==> flow/design.v <==
module regfile #(
    parameter width = 16, 
    parameter num_regs = 16, 
    parameter num_inputs = 4,
    parameter total_inputs = num_inputs + num_inputs)(
    input wire clk,
    input wire reset,
    input wire ren,
    output reg [(total_inputs+1)*width-1:0] r_data,
    output reg r_data_vld,
    input wire wen1,
    input wire [num_inputs*width-1:0] w_data1,
    output reg wr_ack1,
    input wire wen2,
    input wire [num_inputs*width-1:0] w_data2,
    output reg wr_ack2,
    input wire wen3,
    input wire [width-1:0] w_data3,
    output reg wr_ack3
);
    reg [width-1:0] registers [0:num_regs-1];
    always @(*) begin
        if (ren) begin
            for (int i = 0; i <= total_inputs; i += 1 ) begin
                r_data[i*width +: width] = registers[i];  
            end
            r_data_vld = 1'b1;
        end else begin
            for (int i = 0; i <= total_inputs; i += 1) begin
                r_data[i*width +: width] = {width{1'b0}};  
            end
            r_data_vld = 1'b0;
        end
    end
    always @(posedge clk) begin
        wr_ack1 <= 1'b0;
        wr_ack2 <= 1'b0;
        wr_ack3 <= 1'b0;
        if (reset) begin
            for (int i = 0; i < num_regs; i = i + 1) begin
                registers[i] <= {width{1'b0}};
            end
        end else if (!ren) begin
            if (wen1) begin
                for (int i = 0; i < num_inputs; i += 1) begin
                    registers[i] <= w_data1[i*width +: width]; 
                end
                wr_ack1 <= 1'b1;
            end
            if (wen2) begin
                for (int i = 0; i < num_inputs; i += 1) begin
                    registers[i + num_inputs] <= w_data2[i*width +: width]; 
                end
                wr_ack2 <= 1'b1;
            end
            if (wen3) begin
                registers[total_inputs] <= w_data3;
                wr_ack3 <= 1'b1;
            end
        end
    end
endmodule
`timescale 1ns/1ps
module mem #(
    parameter width = 16,
    parameter num_regs = 16,
    parameter num_inputs = 4,
    parameter total_inputs = num_inputs + num_inputs
) (
    input wire clk,
    input wire reset,
    input wire on_off,  
    input wire write_en1,  
    output reg write_rdy1,
    input wire [num_inputs*width-1:0] w_data_in1,
    output wire write_ack1,
    input wire write_en2,  
    output reg write_rdy2,
    input wire [num_inputs*width-1:0] w_data_in2,
    output wire write_ack2,
    input wire write_en3,  
    output reg write_rdy3,
    input wire [width-1:0] w_data_in3,
    output wire write_ack3,
    output wire [width-1:0] config_in,
    output wire [total_inputs*width-1:0] adder_inputs,
    output wire on_off_vector_fu,  
    output wire r_data_vld
);
    reg write_reg_en1, write_reg_en2, write_reg_en3;
    wire [(total_inputs+1)*width-1:0] r_data_out;
    wire read_reg_en, writing;
    wire write_ack_wire1, write_ack_wire2, write_ack_wire3;
    always @(posedge clk) begin
        if (reset) begin
            write_reg_en1 <= 0;
            write_reg_en2 <= 0;
            write_reg_en3 <= 0;
            write_rdy1 <= 1'b1;
            write_rdy2 <= 1'b1;
            write_rdy3 <= 1'b1;
        end else begin
            write_reg_en1 <= 0;
            write_reg_en2 <= 0;
            write_reg_en3 <= 0;
            if (!on_off) begin
                write_rdy1 <= (!write_en1) ? 1'b1 : 1'b0;
                write_rdy2 <= (!write_en2) ? 1'b1 : 1'b0;
                write_rdy3 <= (!write_en3) ? 1'b1 : 1'b0;
                if (write_en1 && !write_ack1) 
                    write_reg_en1 <= 1;
                if (write_en2 && !write_ack2) 
                    write_reg_en2 <= 1;
                if (write_en3 && !write_ack3) 
                    write_reg_en3 <= 1;
            end else begin
                write_rdy1 <= 1'b0;
                write_rdy2 <= 1'b0;
                write_rdy3 <= 1'b0;
            end
        end
    end
    assign writing = (write_en1 || write_en2 || write_en3);
    assign write_ack1 = write_ack_wire1;
    assign write_ack2 = write_ack_wire2;
    assign write_ack3 = write_ack_wire3;
    assign on_off_vector_fu = on_off && !writing;
    assign read_reg_en = on_off_vector_fu;
    assign config_in = r_data_out[total_inputs*width +: width];
    genvar i;
    generate
        for (i = 0; i < total_inputs; i = i + 1) begin
            assign adder_inputs[i*width +: width] = r_data_out[i*width +: width];
        end
    endgenerate
    regfile #(
        .width(width),
        .num_regs(num_regs),
        .num_inputs(num_inputs)
    ) regfile1 (
        .clk(clk),
        .reset(reset),
        .ren(read_reg_en),
        .r_data(r_data_out),
        .r_data_vld(r_data_vld),
        .wen1(write_reg_en1),
        .w_data1(w_data_in1),
        .wr_ack1(write_ack_wire1),
        .wen2(write_reg_en2),
        .w_data2(w_data_in2),
        .wr_ack2(write_ack_wire2),
        .wen3(write_reg_en3),
        .w_data3(w_data_in3),
        .wr_ack3(write_ack_wire3)
    );
endmodule
module half_adder #(parameter width = 16) (
    input wire clk,
    input wire reset,
    input wire [width-1:0] a,
    input wire [width-1:0] b,
    output reg [width-1:0] c,
    output reg carry_out,
    output reg ack,
    input wire on_off
);
    always @(posedge clk) begin
        if (reset || !on_off) begin
            c <= {width{1'b0}};
            carry_out <= 1'b0;
            ack <= 1'b0;
        end else begin
            {carry_out, c} = a + b;
            ack <= 1'b1;
        end
    end
endmodule
module full_adder #(parameter width = 16) (
    input wire clk,
    input wire reset,
    input wire [width-1:0] a,
    input wire [width-1:0] b,
    input wire carry_in,
    output reg [width-1:0] c,
    output reg carry_out,
    output reg ack,
    input wire carry_listen,
    input wire on_off
);
    always @(posedge clk) begin
        if (reset || !on_off) begin
            c <= {width{1'b0}};
            carry_out <= 1'b0;
            ack <= 1'b0;
        end else begin
            if (carry_listen) begin
                {carry_out, c} = a + b + carry_in;
                ack <= 1'b1;
            end else begin
                {carry_out, c} = a + b;
                ack <= 1'b1;
            end
        end
    end
endmodule
`timescale 1ns/1ps
module adder_fu #(
    parameter width = 16,
    parameter num_inputs = 4,
    parameter total_inputs = num_inputs + num_inputs
) (
    input wire clk,
    input wire reset,
    input wire [total_inputs*width-1:0] inputs,
    input wire on_off,
    input wire [15:0] config_in,
    output wire [num_inputs*width-1:0] outputs,
    output wire [3:0] dest_info,
    output wire ack
);
    wire carry1, carry2, carry3, carry4;
    wire ack1, ack2, ack3, ack4;
    reg a1_on_off, a2_on_off, a3_on_off, a4_on_off;
    wire [1:0] adder_config;
    assign adder_config = config_in[1:0];
    assign dest_info = config_in[5:2];
    always @(posedge clk) begin
        if (reset) begin
            a1_on_off <= 1'b0;
            a2_on_off <= 1'b0;
            a3_on_off <= 1'b0;
            a4_on_off <= 1'b0;
        end else if (on_off) begin
            case (adder_config)
                2'd0: begin  
                    a1_on_off <= 1'b1;
                    a2_on_off <= 1'b1;
                    a3_on_off <= 1'b1;
                    a4_on_off <= 1'b1;
                end
                2'd1: begin  
                    a1_on_off <= 1'b1;
                    a2_on_off <= a1_on_off;
                    a3_on_off <= 1'b1;
                    a4_on_off <= a3_on_off;
                end
                2'd3: begin  
                    a1_on_off <= 1'b1;
                    a2_on_off <= a1_on_off;
                    a3_on_off <= a2_on_off;
                    a4_on_off <= a3_on_off;
                end
                default: begin
                    a1_on_off <= 1'b0;
                    a2_on_off <= 1'b0;
                    a3_on_off <= 1'b0;
                    a4_on_off <= 1'b0;
                end
            endcase
        end else begin
                a1_on_off <= 1'b0;
                a2_on_off <= 1'b0;
                a3_on_off <= 1'b0;
                a4_on_off <= 1'b0;
        end
    end
    assign ack = ack4;
    half_adder #( .width(width) ) adder1 (
        .clk(clk),
        .reset(reset),
        .a(inputs[0*width +: width]),
        .b(inputs[4*width +: width]),
        .c(outputs[0*width +: width]),
        .carry_out(carry1),
        .ack(ack1),
        .on_off(a1_on_off)
    );
    full_adder #( .width(width) ) adder2 (
        .clk(clk),
        .reset(reset),
        .a(inputs[1*width +: width]),
        .b(inputs[5*width +: width]),
        .c(outputs[1*width +: width]),
        .carry_in(carry1),
        .carry_out(carry2),
        .carry_listen(config_in[0]),
        .on_off(a2_on_off),
        .ack(ack2)
    );
    full_adder #( .width(width) ) adder3 (
        .clk(clk),    
        .reset(reset),
        .a(inputs[2*width +: width]),
        .b(inputs[6*width +: width]),
        .c(outputs[2*width +: width]),
        .carry_in(carry2),
        .carry_out(carry3),
        .carry_listen(config_in[1]),
        .on_off(a3_on_off),
        .ack(ack3)
    );
    full_adder #( .width(width) ) adder4 (
        .clk(clk),
        .reset(reset),
        .a(inputs[3*width +: width]),
        .b(inputs[7*width +: width]),
        .c(outputs[3*width +: width]),
        .carry_in(carry3),
        .carry_out(carry4),
        .carry_listen(config_in[0]),
        .on_off(a4_on_off),
        .ack(ack4)
    );
endmodule
`timescale 1ns/1ps
module v_tile #(
    parameter width = 16,  
    parameter num_inputs = 4,  
    parameter num_regs = 16,  
    parameter total_inputs = num_inputs + num_inputs  
) (
    input wire clk,
    input wire reset,
    input wire on_off,  
    input wire write_en1,  
    output wire write_rdy1,
    input wire [num_inputs*width-1:0] w_data_in1,  
    output wire write_ack1,
    input wire write_en2,  
    output wire write_rdy2,
    input wire [num_inputs*width-1:0] w_data_in2,  
    output wire write_ack2,
    input wire write_en3,  
    output wire write_rdy3,
    input wire [width-1:0] w_data_in3,
    output wire write_ack3,
    output wire [num_inputs*width-1:0] adder_outputs,  
    output wire [3:0] dest_info,
    output wire adder_ack
);
    wire [total_inputs*width-1:0] adder_inputs;
    wire on_off_vector_fu;
    wire [15:0] config_in;
    mem #(
        .width(width),
        .num_regs(num_regs),
        .num_inputs(num_inputs)
    ) mem_inst (
        .clk(clk),
        .reset(reset),
        .on_off(on_off),
        .write_en1(write_en1),
        .write_rdy1(write_rdy1),
        .w_data_in1(w_data_in1),
        .write_ack1(write_ack1),
        .write_en2(write_en2),
        .write_rdy2(write_rdy2),
        .w_data_in2(w_data_in2),
        .write_ack2(write_ack2),
        .write_en3(write_en3),
        .write_rdy3(write_rdy3),
        .w_data_in3(w_data_in3),
        .write_ack3(write_ack3),
        .config_in(config_in),
        .adder_inputs(adder_inputs),
        .on_off_vector_fu(on_off_vector_fu)
    );
    adder_fu #(
        .width(width),
        .num_inputs(num_inputs)
    ) adder_fu_inst (
        .clk(clk),
        .reset(reset),
        .inputs(adder_inputs),  
        .on_off(on_off_vector_fu),  
        .config_in(config_in),
        .outputs(adder_outputs),
        .dest_info(dest_info),
        .ack(adder_ack)
    );
endmodule
# Tool chain data of v_tile
# Tool output for the design above before and after an edit, in the order of the flow.
# Lines under "orig" count in the file above, lines under "edited" in the edited file.
# "change": "edited" minus "orig" as printed here.
# Library cell names are shortened.
# Not given: --
# design
top	v_tile
clock	clk
lib	sky130hd
corner	tt_025C_1v80

# The edit
# The edit as a unified diff against the file above.
# This change comes from a script, not from a designer. The edited design behaves differently; no optimisation was intended.
# begin of diff
@@ -198,5 +198,5 @@
                 ack <= 1'b1;
             end else begin
-                {carry_out, c} = a + b;
+                {carry_out, c} = a ^ b;
                 ack <= 1'b1;
             end
# end of diff

# After elaboration
# Source: Yosys, flattened and elaborated. Widths are those after wreduce. Registers that Yosys merges into a memory's read port (data or address) are not register bits. Print and check cells do not count. Equal cells are merged and count once.
# bits
item	orig	edited	change
clocked_rd_ports_x_width	0	0	0
out_inout_bits	75	75	0
ramBits	0	0	0
latchBits	0	0	0
memories	0	0	0
ff_bits	215	215	0
romBits	0	0	0
word_cells	97	100	3
input_bits	150	150	0
# op_classes
item	orig	edited	change
n_addsub	7	7	0
mul	0	0	0
reduce_logical	28	28	0
muxes	29	29	0
n_cmp	0	0	0
n_logic	1	4	3
eq_ne	2	2	0
div_mod_pow	0	0	0
shifts	0	0	0
# op_table
op	orig	edited	change
bitwise XOR 16 bit	0	3	3
# Operator kinds equal on both sides are left out: 19.

# Longest topological paths
# Longest topological path by Yosys (ltp), each cell counted once; first at word level (registers and memories cut), then after technology mapping (sequential cells cut; the memories' decode and read muxes count).
# logic_depth
item	orig	edited	change
word_depth	8	8	0
ABC_AREA	0	0	--
mapped_depth	15	13	-2

# After synthesis
# Yosys stat after the flow's synthesis: flattened, memories mapped to cells. It holds for the ABC_AREA given above (unset counts as 0); a run with the other value may have another netlist.
# synth_totals
item	orig	edited	change
flip_flops	215	215	0
mapped_area_um2	11639.9	10895.4	-744.5
mapped_cells	1483	1392	-91
# by_type
type	orig	edited	change
a21oi_1	185	207	22
nor3_1	33	13	-20
nand2_1	316	301	-15
xnor2_1	31	18	-13
nand3_1	31	19	-12
o21ai_0	27	38	11
nor2_1	88	78	-10
xor2_1	32	22	-10
and2_1	140	132	-8
a21o_1	25	18	-7
buf_2	1	8	7
ha_1	69	63	-6
o21ai_1	6	0	-6
nand2b_1	8	12	4
o21bai_1	5	9	4
buf_1	3	7	4
inv_1	23	26	3
nor2b_1	11	8	-3
# Cell types equal on both sides are left out: 12.
# The list need not be complete.
# By module: a second synthesis without flattening, with its own total; a netlist apart from the flattened one above.
# hier_totals
item	orig	edited	change
hier_cells	1601	1550	-51
hier_area_um2	14171.1	13544.2	-626.9
# Rows give one instance, submodules left out.
# modules_orig
module	mod_area_um2	n_inst	cells	mod_seq_area_um2
regfile	7586.0	1	824	2942.8
full_adder #(width=16)	1652.8	3	200	360.3
half_adder #(width=16)	1285.0	1	146	360.3
mem	183.9	1	13	120.1
adder_fu	157.7	1	18	80.1
v_tile	0.0	1	0	0.0
# modules_edited
module	mod_area_um2	n_inst	cells	mod_seq_area_um2
regfile	7586.0	1	824	2942.8
full_adder #(width=16)	1443.9	3	183	360.3
half_adder #(width=16)	1285.0	1	146	360.3
mem	183.9	1	13	120.1
adder_fu	157.7	1	18	80.1
v_tile	0.0	1	0	0.0

# Timing after synthesis
# Path of least setup slack by OpenSTA after synthesis, without wires, with an ideal clock, recovery checks aside; 20% of the period is set as input and as output delay. Where synthesis merged equal registers, the netlist keeps one of their names.
# synth_path
item	orig	edited	change
path_kind	input-to-reg	input-to-reg	--
start	input port write_en3	input port write_en3	--
end	register adder_fu_inst.adder3.carry_out	register adder_fu_inst.adder3.c[12]	--
setup_ns	0.123	0.059	-0.064
period_ns	4.5	4.5	0.0
path_slack_ns	0.126	0.599	0.473
path_stages	14	12	-2
t_required_ns	4.377	4.441	0.064
arrival_ns	4.250	3.841	-0.409
path_buffers	3	2	-1
input_delay_ns	0.900	0.900	0.000
delay_ns	3.473	3.000	-0.473
period_less_setup_slack_ns	4.374	3.901	-0.473
# "delay_ns" is the arrival time less input delay plus setup time.
# "path_stages": output pins that drive a net of the path, with the launching flip-flop's if there is one; two outputs of one cell count as two.
# "period_less_setup_slack_ns" = period - worst setup slack (recovery checks aside). The figure is calculated, with input and output delays left at 20% of the set period.
# The rows between start and end are the longest chain of elaborated cells between them; the timing report does not say that the signal goes this way. Where chains are equally long, one stands for them.
# A line is the first line of the expression or statement that the cell stems from. Yosys adds cells for indexed reads and writes and turns some case tables into memories.
# synth_between_orig
cell_sequence	nor4b_2 > buf_2 > clkbuf_1 > clkbuf_1 > and2_1 > ha_1 > a211o_1 > a211o_1 > a2111oi_1 > a211oi_1 > a31oi_4 > nand2_1 > nor4_2 > mux2_1
elab_chain_len	7
cells_between	9
cone_classes	add/sub: 2; mux: 4; reduce/logical: 3
# synth_lines_orig
item	line	rtl
from (decl)	333	input wire write_en3,
logical OR 1 bit	123	assign writing = (write_en1 || write_en2 || write_en3);
zero test 1 bit	127	assign on_off_vector_fu = on_off && !writing;
logical AND 1 bit	127
two-way mux 16 bit	23	if (ren) begin
adder 16 x 16 -> 17 bit	197	{carry_out, c} = a + b + carry_in;
adder 17 x 1 -> 17 bit	197
two-way mux 17 bit	196	if (carry_listen) begin
to (assign)	193	carry_out <= 1'b0;
to (decl)	185	output reg carry_out,
# synth_between_edited
cell_sequence	nor4b_4 > clkbuf_1 > clkbuf_1 > nand2_1 > fa_1 > fa_1 > nor2b_1 > o211ai_1 > a21boi_0 > o22ai_1 > or4_1 > nand2_1
elab_chain_len	7
cells_between	10
cone_lines	6
cone_classes	add/sub: 2; mux: 4; logic: 1; reduce/logical: 3
# synth_lines_edited
item	line	rtl
from (decl)	333	input wire write_en3,
logical OR 1 bit	123	assign writing = (write_en1 || write_en2 || write_en3);
zero test 1 bit	127	assign on_off_vector_fu = on_off && !writing;
logical AND 1 bit	127
two-way mux 16 bit	23	if (ren) begin
adder 16 x 16 -> 17 bit	197	{carry_out, c} = a + b + carry_in;
adder 17 x 1 -> 17 bit	197
two-way mux 17 bit	196	if (carry_listen) begin
to (assign)	192	c <= {width{1'b0}};
to (decl)	184	output reg [width-1:0] c,

# Worst path after layout
# Path of least setup slack in the final report of the runs of pair A (OpenROAD, finished layout, wires in). Where an end is a register, its clock arrival counts in the times.
# layout_path
item	orig	edited	change
path_kind	input-to-reg	input-to-reg	--
start	input port write_en3	input port write_en3	--
end	register adder_fu_inst.adder4.c[15]	register adder_fu_inst.adder3.c[12]	--
setup_ns	0.13	0.05	-0.08
path_slack_ns	0.16	0.46	0.30
path_stages	15	13	-2
arrival_ns	4.59	4.35	-0.24
t_required_ns	4.75	4.81	0.06
path_buffers	4	2	-2
input_delay_ns	0.87	0.87	0.00
period_ns	4.35	4.35	0.00
# The rows between start and end are the longest chain of elaborated cells between them; the timing report does not say that the signal goes this way. Where chains are equally long, one stands for them.
# layout_between_orig
cell_sequence	clkdlybuf4s50_1 > nor4b_4 > buf_12 > buf_4 > buf_12 > and2_1 > ha_1 > a211oi_2 > o21bai_1 > a21oi_1 > xnor2_1 > nand3_1 > or4_1 > o41ai_1 > o41ai_1
elab_chain_len	7
cells_between	9
cone_classes	add/sub: 2; mux: 4; reduce/logical: 3
# layout_lines_orig
item	line	rtl
from (decl)	333	input wire write_en3,
logical OR 1 bit	123	assign writing = (write_en1 || write_en2 || write_en3);
zero test 1 bit	127	assign on_off_vector_fu = on_off && !writing;
logical AND 1 bit	127
two-way mux 16 bit	23	if (ren) begin
adder 16 bit	197	{carry_out, c} = a + b + carry_in;
adder 16 x 1 -> 16 bit	197
two-way mux 16 bit	196	if (carry_listen) begin
to (assign)	192	c <= {width{1'b0}};
to (decl)	184	output reg [width-1:0] c,
# layout_between_edited
cell_sequence	clkdlybuf4s50_1 > nor4b_4 > buf_4 > and2_1 > inv_1 > fa_1 > fa_1 > nor2b_1 > o211ai_1 > a21boi_0 > o22ai_1 > or4_1 > nand2_1
elab_chain_len	7
cells_between	10
cone_lines	6
cone_classes	add/sub: 2; mux: 4; logic: 1; reduce/logical: 3
# layout_lines_edited
item	line	rtl
from (decl)	333	input wire write_en3,
logical OR 1 bit	123	assign writing = (write_en1 || write_en2 || write_en3);
zero test 1 bit	127	assign on_off_vector_fu = on_off && !writing;
logical AND 1 bit	127
two-way mux 16 bit	23	if (ren) begin
adder 16 x 16 -> 17 bit	197	{carry_out, c} = a + b + carry_in;
adder 17 x 1 -> 17 bit	197
two-way mux 17 bit	196	if (carry_listen) begin
to (assign)	192	c <= {width{1'b0}};
to (decl)	184	output reg [width-1:0] c,

# Layout results
# Runs of the flow (Yosys, OpenROAD) on both versions; the two runs of a pair have the same settings. The constraints put input and output delay at 20% of the set period each and load the outputs with 0.01 pF.
# flow_settings_pair_A
CORE_UTILIZATION	40
period_ns	4.35
CAP_MARGIN	20
CORE_MARGIN	2
SLEW_MARGIN	20
# measured_pair_A
item	orig	edited	change
post_synth_area_um2	11639.9	10895.4	-744.5
final_die_area_um2	30479.9	28574.5	-1905.4
clock_period_reached_ns	4.191	3.892	-0.299
layout_utilization_frac	0.574	0.528	-0.046
fin_power_mw	4.731	4.408	-0.323
ws_setup_ns	0.159	0.458	0.299
worst_hold_slack_ns	0.417	0.432	0.015
# flow_settings_pair_B
CAP_MARGIN	0
CELL_PAD_IN_SITES_GLOBAL_PLACEMENT	0
CORE_UTILIZATION	26
CTS_CLUSTER_SIZE	23
MAX_ROUTING_LAYER	met4
MIN_ROUTING_LAYER	met1
PLACE_DENSITY_LB_ADDON	0.21
SETUP_SLACK_MARGIN	-0.4
period_ns	6.64
CORE_MARGIN	2
SLEW_MARGIN	20
# measured_pair_B
item	orig	edited	change
post_synth_area_um2	11639.9	10895.4	-744.5
final_die_area_um2	46476.9	43559.9	-2917.0
clock_period_reached_ns	5.453	5.336	-0.117
layout_utilization_frac	0.343	0.349	0.006
fin_power_mw	2.906	2.988	0.082
ws_setup_ns	1.187	1.304	0.117
worst_hold_slack_ns	0.427	0.448	0.021
# "clock_period_reached_ns": clock period set for the run, less the worst setup slack. It is reckoned from that one timing run; input and output delays stay at 20% of the period that was set.
# "fin_power_mw" rests on the timing tool's default activity at the inputs, not on a simulated workload.
